==> flow/design.v <==
`timescale 1ns / 1ps
module AHB_MASTER(
                     input             Hclk,
                     input             Hresetn,
                     input [1:0]       Htrans,
                     input [31:0]      Haddr,
                     input [31:0]      Hwdata,
                     input [1:0]       Hburst,
                     input             Hwrite, Hsel, Hready,
                     output reg [31:0]  Haddr_temp,
                     output reg [31:0]  Hwdata_temp,
                     output reg        valid,
                     output reg        Hwrite_temp
                 );
parameter [1:0] IDLE     = 2'b00;
parameter [1:0] BUSY     = 2'b01;
parameter [1:0] ADDRESS  = 2'b10;
parameter [1:0] TRANSFER = 2'b11;
(*MARK_DEBUG = "TRUE"*)(*KEEP = "TRUE"*)reg [1:0] present_state;
(*MARK_DEBUG = "TRUE"*)(*KEEP = "TRUE"*)reg [1:0] next_state;
reg [31:0] addr;
reg [31:0] data;
reg [3:0] count;
reg [3:0] count_next;
always @(posedge Hclk) begin
    if (Hresetn == 1'b0) begin
        addr <= 'b0;
        data <= 'b0;
    end else begin
        if(present_state == ADDRESS || present_state == TRANSFER)
        begin
            addr <= Haddr;
            data <= Hwdata;
        end
    end
end
always @(posedge Hclk) begin
    if (Hresetn == 1'b0) begin
        present_state <= IDLE;
        count <= 4'd0;
    end else begin
        present_state <= next_state;
        count <= count_next;
    end
end
always @* begin
    count_next = count;
    case(present_state)
        IDLE: begin
            if (Hsel && Htrans == 2'b01) begin
                next_state = BUSY;
            end else if (Hsel && (Htrans == 2'b10 || Htrans == 2'b11) && Hready) begin
                next_state = ADDRESS;
            end else begin
                next_state = IDLE;
            end
        end
        BUSY: begin
            if (Hsel && Htrans == 2'b10 && Hready) begin
                next_state = ADDRESS;
            end else if ((Hsel && (Htrans == 2'b01)) || (!Hready)) begin
                next_state = BUSY;
            end else begin
                next_state = IDLE;
            end
        end
        ADDRESS: begin
            if (Hsel && (Htrans == 2'b10 || Htrans == 2'b11) && Hready) begin
                next_state = TRANSFER;
            end else if ((Hsel && (Htrans == 2'b01)) || (!Hready)) begin
                next_state = BUSY;
            end else begin
                next_state = IDLE;   
            end
        end
        TRANSFER: begin
            if (!Hsel || Htrans == 2'b00) begin
                next_state = IDLE;
            end else if ((Htrans == 2'b01) || (!Hready)) begin
                next_state = BUSY;
            end else begin
                case (Hburst)
                    2'b00: next_state = ADDRESS;
                    2'b01: next_state = TRANSFER;
                    2'b10: 
                    begin
                        if(count<=3)
                        begin
                            next_state = TRANSFER;
                            count_next = count+1'b1;
                        end
                        else begin
                            next_state = ADDRESS;
                            count_next = 4'd0;
                        end
                    end
                    2'b11: 
                    begin
                        if(count<=7)
                        begin
                            next_state = TRANSFER;
                            count_next = count+1'b1;
                        end
                        else begin
                            next_state = ADDRESS;
                            count_next = 4'd0;
                        end
                    end
                    default: next_state = IDLE;  
                endcase
            end
        end
        default: begin
            next_state = IDLE;  
        end
    endcase
end
always @(posedge Hclk) begin
    case(present_state)
        IDLE: begin
            valid <= 1'b0;
            Haddr_temp  <= 'b0;
            Hwdata_temp <= 'b0;
            Hwrite_temp <= 1'b0; 
        end
        BUSY: begin
            valid <= valid;
            Haddr_temp  <= Haddr_temp;
            Hwdata_temp <= Hwdata_temp;
            Hwrite_temp <= Hwrite_temp; 
        end
        ADDRESS: begin
            valid <= valid;
            Haddr_temp  <= addr;
            if(Hburst == 2'b00)
            begin
                Hwdata_temp <= data;
                Hwrite_temp <= Hwrite;
            end
            else
            begin
                Hwdata_temp <= Hwdata_temp;
                Hwrite_temp <= Hwrite_temp; 
           end
        end
        TRANSFER: begin
            case (Hburst)
                2'b00: begin
                    valid <= 1'b1;
                    Haddr_temp <= Haddr_temp;
                    Hwdata_temp <= data;
                    Hwrite_temp <= Hwrite; 
                end
                2'b01: begin
                    valid <= 1'b1;
                    Haddr_temp <= Haddr_temp + 1'b1;  
                    Hwdata_temp <= data;  
                    Hwrite_temp <= Hwrite;
                end
                2'b10: begin
                    if (Haddr_temp < (Haddr + 4)) begin
                        valid <= 1'b1;
                        Hwdata_temp <= data;
                        Haddr_temp <=  Haddr_temp + 1'b1;
                        Hwrite_temp <= Hwrite;
                    end else begin
                        valid <= 1'b1;
                        Hwdata_temp <= data;
                        Haddr_temp <=  addr;
                        Hwrite_temp <= Hwrite;
                    end
                end
                2'b11: begin
                    if (Haddr_temp < (Haddr + 8)) begin
                        valid <= 1'b1;
                        Hwdata_temp <= data;
                        Haddr_temp <= Haddr_temp + 1'b1;  
                        Hwrite_temp <= Hwrite;
                    end else begin
                        valid <= 1'b1;
                        Hwdata_temp <= data;
                        Haddr_temp <= addr;                
                        Hwrite_temp <= Hwrite;
                    end
                end
                default: begin
                    valid <= 1'b0;
                    Haddr_temp  <= 'b0;
                    Hwdata_temp <= 'b0;
                    Hwrite_temp <= 'b0; 
                end
            endcase
        end
    endcase
end
endmodule
`timescale 1ns / 1ps
module APB_SLAVE(
input Presetn,
input Pclk,
input [32:0] addr_temp,
input [31:0] data_temp,
input [31:0] Prdata,
input transfer,
input Pready,
output reg    Psel,
output reg [31:0] Paddr,
output reg [31:0] Pdata,
output reg [31:0] rdata_temp,
output reg Pwrite,
output reg Penable
);
reg [2:0] present_state, next_state;
parameter idle  = 2'b01;
parameter setup  = 2'b10;
parameter enable = 2'b11;
always@(posedge Pclk)
begin
  if(!Presetn)
     present_state <= idle;
  else
     present_state <= next_state;
end
always@(*)
begin
next_state = idle;
case(present_state)
idle:
   begin
     if(!transfer)
        next_state = idle;
     else
        next_state = setup;
   end
setup:
    begin      
     if(Psel)
     next_state = enable;
     else
     next_state = idle;
    end
enable:
    begin
     if(Psel)
       if(transfer)
         begin
           if(Pready)
             begin
             next_state = setup;
             end
           else 
             next_state = enable;
         end
     else
       next_state = idle;
   end    
endcase
end
always @(posedge Pclk)
begin
if(!Presetn)
begin
 Psel       <= 1'b0;
 Penable    <= 1'b0;
 Paddr      <= 32'b0;
 Pdata      <= 32'b0;
 rdata_temp <= 32'b0;
 Pwrite     <= 1'b0;
end
else
case(present_state)
idle:
begin
 Psel    <= 1'b1;
 Penable <= 1'b0;
end 
setup:
 Penable <= 1'b0;
enable:
     begin
     if(Psel)
       Penable <= 1'b1;
       if(transfer)
         begin
           if(Pready)
             begin
             Paddr <= addr_temp[31:0];
             Pwrite <= addr_temp[32];
              if(addr_temp[32])
               begin
                 Pdata  <= data_temp;
                 rdata_temp  <= 'b0;
               end
               else
               begin
                 Pdata  <= Pdata;
                 rdata_temp  <= Prdata;
               end  
             end 
             end
end
endcase
end
endmodule
module FIFO_SYNC #(
    parameter WIDTH = 32,
    parameter DEPTH = 16,
    parameter AW    = 4
)(
    input                  clk,
    input                  rst,
    input      [WIDTH-1:0] din,
    input                  wr_en,
    input                  rd_en,
    output reg [WIDTH-1:0] dout,
    output                 full,
    output                 empty
);
reg [WIDTH-1:0] mem [0:DEPTH-1];
reg [AW-1:0]    wptr;
reg [AW-1:0]    rptr;
reg [AW:0]      count;
wire do_wr = wr_en && !full;
wire do_rd = rd_en && !empty;
assign full  = (count == DEPTH);
assign empty = (count == 0);
always @(posedge clk) begin
    if (do_wr)
        mem[wptr] <= din;
end
always @(posedge clk) begin
    if (rst) begin
        wptr  <= {AW{1'b0}};
        rptr  <= {AW{1'b0}};
        count <= {(AW+1){1'b0}};
        dout  <= {WIDTH{1'b0}};
    end else begin
        if (do_wr)
            wptr <= wptr + 1'b1;
        if (do_rd) begin
            rptr <= rptr + 1'b1;
            dout <= mem[rptr];
        end
        case ({do_wr, do_rd})
            2'b10:   count <= count + 1'b1;
            2'b01:   count <= count - 1'b1;
            default: count <= count;
        endcase
    end
end
endmodule
`timescale 1ns / 1ps
module FIFO_CONTROL(
                     input Hclk,
                     input Hresetn,
                     input[31:0]  Haddr_temp,
                     input[31:0]  Hwdata_temp,
                     input       valid,
                     input       Hwrite_temp,
                     input       Pready,
                     output [31:0] data_temp,
                     output [32:0] addr_temp,
                     output transfer,
                     output full
    );
    wire resetn,empty_data, wr_en,rd_en,full_data,full_addr,empty_addr;
    wire [32:0] addr_in;
    FIFO_SYNC #(.WIDTH(32)) F1(
  .rst(resetn),                   
  .clk(Hclk),                
  .din(Hwdata_temp),                   
  .wr_en(wr_en),               
  .rd_en(rd_en),               
  .dout(data_temp),                 
  .full(full_data),                 
  .empty(empty_data)               
);
FIFO_SYNC #(.WIDTH(33)) F2 (
  .rst(resetn),                   
  .clk(Hclk),                
  .din(addr_in),                   
  .wr_en(wr_en),               
  .rd_en(rd_en),               
  .dout(addr_temp),                 
  .full(full_addr),                 
  .empty(empty_addr)               
);
assign full     =  full_data || full_addr;
assign transfer = (!empty_data && !empty_addr);
assign wr_en    =  valid && Hwrite_temp;
assign rd_en    =  transfer && Pready ;
assign addr_in  =  {Hwrite_temp, Haddr_temp};
assign resetn   = !Hresetn;
endmodule
`timescale 1ns / 1ps
module TOP_BRIDGE(
   input Hclk, Hresetn,
                     input [1:0]       Htrans,
                     input [31:0]       Haddr,
                     input [31:0]       Hwdata,
                     input [1:0]       Hburst,
                     input             Hwrite,
                     input             Hsel,
                     input             Pready,
                     input [31:0]      Prdata,
                     output Psel,
                     output [31:0] Paddr,
                     output [31:0] Pdata,
                     output [31:0] rdata_temp,
                     output Pwrite,
                     output Penable
    );
                    wire [31:0]  Haddr_temp;
                    wire [31:0]  Hwdata_temp;
                    wire         valid;
                    wire         Hwrite_temp;
                    wire [31:0]  data_temp;
                    wire [32:0]  addr_temp;
                    wire         transfer;
                    wire         full;
                    wire         Hready;
                    assign Hready = !full;
                    AHB_MASTER AS (
                      .Hclk(Hclk),
                      .Hresetn(Hresetn),
                      .Htrans(Htrans),
                      .Haddr(Haddr),
                      .Hwdata(Hwdata),
                      .Hburst(Hburst),
                      .Hwrite(Hwrite), 
                      .Hsel(Hsel), 
                      .Hready(Hready),
                      .Haddr_temp(Haddr_temp),
                      .Hwdata_temp(Hwdata_temp),
                      .valid(valid),
                      .Hwrite_temp(Hwrite_temp)
                    );  
                    FIFO_CONTROL FC (
                      .Hclk(Hclk), 
                      .Hresetn(Hresetn),
                      .Haddr_temp(Haddr_temp),
                      .Hwdata_temp(Hwdata_temp),
                      .valid(valid),
                      .Hwrite_temp(Hwrite_temp),
                      .Pready(Pready),
                     .data_temp(data_temp),
                     .addr_temp(addr_temp),
                     .transfer(transfer),
                     .full(full)
                    );
                    APB_SLAVE AM (
                    .Presetn(Hresetn),
                    .Pclk(Hclk),
                    .addr_temp(addr_temp),
                    .data_temp(data_temp),
                    .Prdata(Prdata),
                    .transfer(transfer),
                    .Pready(Pready),
                    .Psel(Psel),
                    .Paddr(Paddr),
                    .Pdata(Pdata),
                    .rdata_temp(rdata_temp),
                    .Pwrite(Pwrite),
                    .Penable(Penable)
                    );
endmodule
# ---- From RTL to reports: TOP_BRIDGE
# Tool output for the design above before and after an edit, in the order of the flow.
# "before" refers to lines of the RTL above, "after" to lines of the edited file.
# "change" is "after" less "before", of the values as shown; "change_rel_pct" is that difference over "before", in percent.
# A cell with - has no value.
dict set report setup {
  top {TOP_BRIDGE}
  clock_port {Hclk}
  cell_library {sky130hd}
  corner {tt_025C_1v80}
}

# ---- The edit
# The edit as a unified diff against the file above.
# A script made this edit. It changes what the design does and was not meant as an optimisation.
# begin of diff
@@ -4,5 +4,5 @@
                      input             Hresetn,
                      input [1:0]       Htrans,
-                     input [31:0]      Haddr,
+                     input [32:0]      Haddr,
                      input [31:0]      Hwdata,
                      input [1:0]       Hburst,
# end of diff

# ---- Word level
# Yosys after proc, flatten, opt, wreduce and memory -nomap, before mapping. Memory bits, and registers merged into a memory's read port (data or address), are not among the register bits. Print and check cells are not counted.
# Memory sizes are those after Yosys's memory passes, which may raise the word count (mostly to a power of two), join words into wider ones and drop unused or constant bits.
# item before after change change_rel_pct
set classes {}
lappend classes {muxes 46 46 0 0.00}
lappend classes {n_eq 24 24 0 0.00}
lappend classes {cmp 4 4 0 0.00}
lappend classes {reduce_logical 45 45 0 0.00}
lappend classes {add_sub_neg 12 12 0 0.00}
lappend classes {logic 2 2 0 0.00}
# operator before after change change_rel_pct
set ops {}
lappend ops {{32-bit less-than comparator} 2 0 -2 -100.00}
lappend ops {{32-bit by 33-bit less-than comparator with 1-bit output} 0 2 2 -}
lappend ops {{32-bit by 3-bit adder with 32-bit output with constant B} 1 0 -1 -100.00}
lappend ops {{32-bit by 4-bit adder with 32-bit output with constant B} 1 0 -1 -100.00}
lappend ops {{32-bit by 3-bit adder with 33-bit output with constant B} 0 1 1 -}
lappend ops {{32-bit by 4-bit adder with 33-bit output with constant B} 0 1 1 -}
# Unchanged operator kinds not shown: 39.
# item before after change change_rel_pct
set bits {}
lappend bits {regBits 264 264 0 0.00}
lappend bits {clocked_rd_ports_x_width 65 65 0 0.00}
lappend bits {input_bits 105 105 0 0.00}
lappend bits {mem_count 2 2 0 0.00}
lappend bits {out_inout_bits 99 99 0 0.00}
lappend bits {ramBits 1040 1040 0 0.00}
lappend bits {elab_cells 156 156 0 0.00}
# item before after
set memory_table {}
lappend memory_table {memory_list {FC.F2.mem 16 x 33 bit 1R1W; FC.F1.mem 16 x 32 bit 1R1W} {FC.F2.mem 16 x 33 bit 1R1W; FC.F1.mem 16 x 32 bit 1R1W}}

# ---- Depth
# Depth = most cells in a row (Yosys ltp): at word level without a register or memory, in the mapped netlist without a sequential cell, where the memories' decode and read muxes count.
# item before after change change_rel_pct
set logic_depth {}
lappend logic_depth {word_depth 7 7 0 0.00}
lappend logic_depth {ABC_AREA 0 0 - -}
lappend logic_depth {mapped_depth 18 17 -1 -5.56}

# ---- Netlist
# The flow's flattened synthesis, as Yosys stat reports it; memories are mapped. The netlist is that of the ABC_AREA named above (0 if unset); the other value can give another one.
# item before after change change_rel_pct
set synth_totals {}
lappend synth_totals {area_um2 55041.5 56022.5 981.0 1.78}
lappend synth_totals {ffs 1371 1371 0 0.00}
lappend synth_totals {buffers 190 208 18 9.47}
lappend synth_totals {stdcells 3271 3387 116 3.55}
# cell_type before after change change_rel_pct
set types {}
lappend types {sky130_fd_sc_hd__a22oi_1 1 33 32 3200.00}
lappend types {sky130_fd_sc_hd__o2bb2ai_1 31 0 -31 -100.00}
lappend types {sky130_fd_sc_hd__and3_1 13 43 30 230.77}
lappend types {sky130_fd_sc_hd__o211ai_2 0 30 30 -}
lappend types {sky130_fd_sc_hd__nand3_1 39 67 28 71.79}
lappend types {sky130_fd_sc_hd__clkbuf_1 94 114 20 21.28}
lappend types {sky130_fd_sc_hd__a21boi_0 153 143 -10 -6.54}
lappend types {sky130_fd_sc_hd__a21boi_1 80 90 10 12.50}
lappend types {sky130_fd_sc_hd__buf_6 1 11 10 1000.00}
lappend types {sky130_fd_sc_hd__nand2_1 504 495 -9 -1.79}
lappend types {sky130_fd_sc_hd__buf_1 31 22 -9 -29.03}
lappend types {sky130_fd_sc_hd__nand4_1 26 34 8 30.77}
lappend types {sky130_fd_sc_hd__xnor2_1 60 53 -7 -11.67}
lappend types {sky130_fd_sc_hd__xor2_1 45 52 7 15.56}
lappend types {sky130_fd_sc_hd__nor2_1 63 69 6 9.52}
lappend types {sky130_fd_sc_hd__a21oi_1 39 33 -6 -15.38}
lappend types {sky130_fd_sc_hd__buf_4 10 6 -4 -40.00}
lappend types {sky130_fd_sc_hd__nor4_1 4 8 4 100.00}
# Unchanged cell types not shown: 11.
# Not every row of either side is listed.
# The figures by module come from a second, unflattened synthesis with its own total; it is not the netlist above.
# item before after change change_rel_pct
set hier_totals {}
lappend hier_totals {hier_cells 3354 3290 -64 -1.91}
lappend hier_totals {area_unflattened_um2 56304.0 55966.2 -337.8 -0.60}
# Rows give one instance, submodules left out.
# module n_cells seq_area_um2 area_um2 n_inst
set modules_before {}
lappend modules_before {{FIFO_SYNC (WIDTH=33)} 983 16776.1 21764.6 1}
lappend modules_before {{FIFO_SYNC (WIDTH=32)} 956 16275.6 21585.7 1}
lappend modules_before {AHB_MASTER 964 3423.3 8670.8 1}
lappend modules_before {APB_SLAVE 445 2042.0 4246.6 1}
lappend modules_before {FIFO_CONTROL 5 0.0 32.5 1}
lappend modules_before {TOP_BRIDGE 1 0.0 3.8 1}
# module n_cells seq_area_um2 area_um2 n_inst
set modules_after {}
lappend modules_after {{FIFO_SYNC (WIDTH=33)} 983 16776.1 21764.6 1}
lappend modules_after {{FIFO_SYNC (WIDTH=32)} 956 16275.6 21585.7 1}
lappend modules_after {AHB_MASTER 899 3423.3 8329.2 1}
lappend modules_after {APB_SLAVE 445 2042.0 4246.6 1}
lappend modules_after {FIFO_CONTROL 5 0.0 32.5 1}
lappend modules_after {TOP_BRIDGE 2 0.0 7.5 1}

# ---- Path before layout
# OpenSTA on the mapped netlist: ideal clock, no wires. The path of least setup slack (recovery checks aside). Input and output delay are each 20% of the period. Register names are those of the netlist, which keeps one name where synthesis merged equal registers.
# item before after change change_rel_pct
set synth_timing {}
lappend synth_timing {path_type in2reg in2reg - -}
lappend synth_timing {from {input Haddr[3]} {input Haddr[10]} - -}
lappend synth_timing {to {register AS.Haddr_temp[0]} {register AS.Haddr_temp[23]} - -}
lappend synth_timing {setup_ns 0.268 0.266 -0.002 -}
lappend synth_timing {required_time_ns 4.732 4.734 0.002 0.04}
lappend synth_timing {arrival_time_ns 4.168 3.978 -0.190 -4.56}
lappend synth_timing {clock_period_ns 5.0 5.0 0.0 0.00}
lappend synth_timing {delay_ns 3.436 3.244 -0.192 -5.59}
lappend synth_timing {stages 18 17 -1 -5.56}
lappend synth_timing {slack_ns 0.563 0.756 0.193 -}
lappend synth_timing {in_delay_ns 1.000 1.000 0.000 0.00}
lappend synth_timing {synth_period_reached_ns 4.437 4.244 -0.193 -4.35}
# "delay_ns" is the arrival time less input delay plus setup time.
# "stages" counts driving pins, that of a launching flip-flop among them; a cell with two outputs on the path counts twice.
# "synth_period_reached_ns" = period - worst setup slack (recovery checks aside). The figure is calculated, with input and output delays left at 20% of the set period.
# The rows between start and end are the longest chain of elaborated cells between them; the timing report does not say that the signal goes this way. Where chains are equally long, one stands for them.
# A line is the first line of the expression or statement that the cell stems from. Yosys adds cells for indexed reads and writes and turns some case tables into memories.
# A register here has more assigning lines than the two given.
dict set report synth_via_before {
  path_cell_list {sky130_fd_sc_hd__ha_1 -> sky130_fd_sc_hd__nand4_2 -> sky130_fd_sc_hd__nor4_4 -> sky130_fd_sc_hd__and4_4 -> sky130_fd_sc_hd__and3_1 -> sky130_fd_sc_hd__buf_4 -> sky130_fd_sc_hd__and2_4 -> sky130_fd_sc_hd__nand3_1 -> sky130_fd_sc_hd__xor2_1 -> sky130_fd_sc_hd__ha_1 -> sky130_fd_sc_hd__nand4_1 -> sky130_fd_sc_hd__nor3_1 -> sky130_fd_sc_hd__a22o_1 -> sky130_fd_sc_hd__o31a_1 -> sky130_fd_sc_hd__o22ai_1 -> sky130_fd_sc_hd__o21bai_2 -> sky130_fd_sc_hd__buf_2 -> sky130_fd_sc_hd__o2bb2ai_1}
  elab_chain_cells 5
}
# item line
set synth_lines_before {}
lappend synth_lines_before {{start, declared} 399} ;# input [31:0]       Haddr,
lappend synth_lines_before {{32-bit by 4-bit adder with 32-bit output} 174} ;# if (Haddr_temp < (Haddr + 8)) begin
lappend synth_lines_before {{32-bit less-than comparator} 174}
lappend synth_lines_before {{32-bit two-way mux} 174}
lappend synth_lines_before {{32-bit case mux with 3-bit select} 147} ;# case (Hburst)
lappend synth_lines_before {{32-bit case mux with 3-bit select} 119} ;# case(present_state)
lappend synth_lines_before {{end, assigned} 128} ;# Haddr_temp  <= Haddr_temp;
lappend synth_lines_before {{end, assigned} 134} ;# Haddr_temp  <= addr;
lappend synth_lines_before {{end, declared} 10} ;# output reg [31:0]  Haddr_temp,
dict set report synth_via_after {
  path_cell_list {sky130_fd_sc_hd__clkbuf_8 -> sky130_fd_sc_hd__and4_2 -> sky130_fd_sc_hd__and3_1 -> sky130_fd_sc_hd__buf_2 -> sky130_fd_sc_hd__nand3_1 -> sky130_fd_sc_hd__nor4_2 -> sky130_fd_sc_hd__nand2_1 -> sky130_fd_sc_hd__xor2_1 -> sky130_fd_sc_hd__ha_1 -> sky130_fd_sc_hd__nand3_1 -> sky130_fd_sc_hd__nor4_1 -> sky130_fd_sc_hd__a221oi_1 -> sky130_fd_sc_hd__o211ai_1 -> sky130_fd_sc_hd__a2bb2oi_2 -> sky130_fd_sc_hd__o221ai_4 -> sky130_fd_sc_hd__buf_6 -> sky130_fd_sc_hd__o211ai_2}
  elab_chain_cells 5
}
# item line
set synth_lines_after {}
lappend synth_lines_after {{start, declared} 399} ;# input [31:0]       Haddr,
lappend synth_lines_after {{32-bit by 4-bit adder with 33-bit output} 174} ;# if (Haddr_temp < (Haddr + 8)) begin
lappend synth_lines_after {{32-bit by 33-bit less-than comparator with 1-bit output} 174}
lappend synth_lines_after {{32-bit two-way mux} 174}
lappend synth_lines_after {{32-bit case mux with 3-bit select} 147} ;# case (Hburst)
lappend synth_lines_after {{32-bit case mux with 3-bit select} 119} ;# case(present_state)
lappend synth_lines_after {{end, assigned} 128} ;# Haddr_temp  <= Haddr_temp;
lappend synth_lines_after {{end, assigned} 134} ;# Haddr_temp  <= addr;
lappend synth_lines_after {{end, declared} 10} ;# output reg [31:0]  Haddr_temp,

# ---- Path in the finished layout
# From the final timing report of the runs of pair 1: the path of least setup slack in the routed layout; clock arrival at registers is part of the times.
# item before after change change_rel_pct
set layout_timing {}
lappend layout_timing {path_type in2reg in2reg - -}
lappend layout_timing {from {input Haddr[4]} {input Haddr[8]} - -}
lappend layout_timing {to {register AS.Haddr_temp[10]} {register AS.Haddr_temp[31]} - -}
lappend layout_timing {stages 19 16 -3 -15.79}
lappend layout_timing {setup_ns 0.15 0.26 0.11 -}
lappend layout_timing {arrival_time_ns 5.11 4.90 -0.21 -4.11}
lappend layout_timing {slack_ns 0.50 0.59 0.09 -}
lappend layout_timing {required_time_ns 5.61 5.49 -0.12 -2.14}
lappend layout_timing {in_delay_ns 1.00 1.00 0.00 0.00}
lappend layout_timing {clock_period_ns 5.0 5.0 0.0 0.00}
# The rows between start and end are the longest chain of elaborated cells between them; the timing report does not say that the signal goes this way. Where chains are equally long, one stands for them.
# A register here has more assigning lines than the two given.
dict set report layout_via_before {
  path_cell_list {sky130_fd_sc_hd__clkdlybuf4s50_1 -> sky130_fd_sc_hd__ha_1 -> sky130_fd_sc_hd__nand4_2 -> sky130_fd_sc_hd__nor4_4 -> sky130_fd_sc_hd__and4_4 -> sky130_fd_sc_hd__and3_1 -> sky130_fd_sc_hd__and2_4 -> sky130_fd_sc_hd__nand3_1 -> sky130_fd_sc_hd__xor2_1 -> sky130_fd_sc_hd__ha_1 -> sky130_fd_sc_hd__nand4_1 -> sky130_fd_sc_hd__nor3_1 -> sky130_fd_sc_hd__buf_4 -> sky130_fd_sc_hd__nand4_1 -> sky130_fd_sc_hd__a31oi_1 -> sky130_fd_sc_hd__o22ai_1 -> sky130_fd_sc_hd__o21bai_2 -> sky130_fd_sc_hd__buf_12 -> sky130_fd_sc_hd__o2bb2ai_1}
  elab_chain_cells 5
}
# item line
set layout_lines_before {}
lappend layout_lines_before {{start, declared} 399} ;# input [31:0]       Haddr,
lappend layout_lines_before {{32-bit by 4-bit adder with 32-bit output} 174} ;# if (Haddr_temp < (Haddr + 8)) begin
lappend layout_lines_before {{32-bit less-than comparator} 174}
lappend layout_lines_before {{32-bit two-way mux} 174}
lappend layout_lines_before {{32-bit case mux with 3-bit select} 147} ;# case (Hburst)
lappend layout_lines_before {{32-bit case mux with 3-bit select} 119} ;# case(present_state)
lappend layout_lines_before {{end, assigned} 128} ;# Haddr_temp  <= Haddr_temp;
lappend layout_lines_before {{end, assigned} 134} ;# Haddr_temp  <= addr;
lappend layout_lines_before {{end, declared} 10} ;# output reg [31:0]  Haddr_temp,
dict set report layout_via_after {
  path_cell_list {sky130_fd_sc_hd__clkdlybuf4s50_1 -> sky130_fd_sc_hd__and4_2 -> sky130_fd_sc_hd__and3_1 -> sky130_fd_sc_hd__nand3_1 -> sky130_fd_sc_hd__nor4_2 -> sky130_fd_sc_hd__buf_4 -> sky130_fd_sc_hd__nand3_1 -> sky130_fd_sc_hd__xor2_1 -> sky130_fd_sc_hd__ha_1 -> sky130_fd_sc_hd__nand3_1 -> sky130_fd_sc_hd__nor4_1 -> sky130_fd_sc_hd__o311ai_1 -> sky130_fd_sc_hd__and4_1 -> sky130_fd_sc_hd__o221ai_4 -> sky130_fd_sc_hd__buf_12 -> sky130_fd_sc_hd__o211ai_1}
  elab_chain_cells 5
}
# item line
set layout_lines_after {}
lappend layout_lines_after {{start, declared} 399} ;# input [31:0]       Haddr,
lappend layout_lines_after {{32-bit by 4-bit adder with 33-bit output} 174} ;# if (Haddr_temp < (Haddr + 8)) begin
lappend layout_lines_after {{32-bit by 33-bit less-than comparator with 1-bit output} 174}
lappend layout_lines_after {{32-bit two-way mux} 174}
lappend layout_lines_after {{32-bit case mux with 3-bit select} 147} ;# case (Hburst)
lappend layout_lines_after {{32-bit case mux with 3-bit select} 119} ;# case(present_state)
lappend layout_lines_after {{end, assigned} 128} ;# Haddr_temp  <= Haddr_temp;
lappend layout_lines_after {{end, assigned} 134} ;# Haddr_temp  <= addr;
lappend layout_lines_after {{end, declared} 10} ;# output reg [31:0]  Haddr_temp,

# ---- Flow runs
# Runs of the flow (Yosys, OpenROAD) on both versions; the two runs of a pair have the same settings. The constraints put input and output delay at 20% of the set period each and load the outputs with 0.01 pF.
dict set report settings_pair_1 {
  CORE_UTILIZATION 40
  PLACE_DENSITY 0.6
  period_ns 5.0
  CAP_MARGIN 20
  CORE_MARGIN 2
  SLEW_MARGIN 20
}
# item before after change change_rel_pct
set results_pair_1 {}
lappend results_pair_1 {period_reached_ns 4.497 4.411 -0.086 -1.91}
lappend results_pair_1 {ws_setup_ns 0.503 0.589 0.086 -}
lappend results_pair_1 {holdWs_ns 0.448 0.449 0.001 -}
lappend results_pair_1 {finish.utilization_pct 47.2 47.0 -0.2 -}
lappend results_pair_1 {fin_tns_ns 0.000 0.000 0.000 -}
lappend results_pair_1 {power_total_mw 23.198 23.263 0.065 0.28}
lappend results_pair_1 {yosys.chip_area_um2 55041.5 56022.5 981.0 1.78}
lappend results_pair_1 {dieArea_um2 140588.0 143065.0 2477.0 1.76}
lappend results_pair_1 {finalCellArea_um2 64586.9 65467.8 880.9 1.36}
dict set report settings_pair_2 {
  ABC_AREA 1
  CELL_PAD_IN_SITES_DETAIL_PLACEMENT 0
  CORE_ASPECT_RATIO 0.59
  CORE_MARGIN 9
  CORE_UTILIZATION 29
  CTS_CLUSTER_DIAMETER 365
  MAX_ROUTING_LAYER {met5}
  MIN_ROUTING_LAYER {met1}
  PLACE_DENSITY_LB_ADDON 0.1
  SETUP_SLACK_MARGIN 0.28
  period_ns 2.96
  CAP_MARGIN 20
  SLEW_MARGIN 20
}
# item before after change change_rel_pct
set results_pair_2 {}
lappend results_pair_2 {period_reached_ns 3.050 2.838 -0.212 -6.95}
lappend results_pair_2 {ws_setup_ns -0.090 0.122 0.212 -}
lappend results_pair_2 {holdWs_ns 0.149 0.184 0.035 -}
lappend results_pair_2 {finish.utilization_pct 36.3 36.4 0.1 -}
lappend results_pair_2 {fin_tns_ns -1.680 0.000 1.680 -}
lappend results_pair_2 {power_total_mw 40.683 41.086 0.403 0.99}
lappend results_pair_2 {yosys.chip_area_um2 56414.1 56910.8 496.7 0.88}
lappend results_pair_2 {dieArea_um2 211287.0 213074.0 1787.0 0.85}
lappend results_pair_2 {finalCellArea_um2 69703.1 70840.4 1137.3 1.63}
# By "period_reached_ns" is meant the clock period of the run minus its worst setup slack. This is arithmetic on one report: input and output delays are still those of the set period (20% each).
# By "power_total_mw" is meant OpenSTA's value without simulated activity: inputs other than the clock are taken to toggle once in ten clock periods, and the tool carries that through the logic.
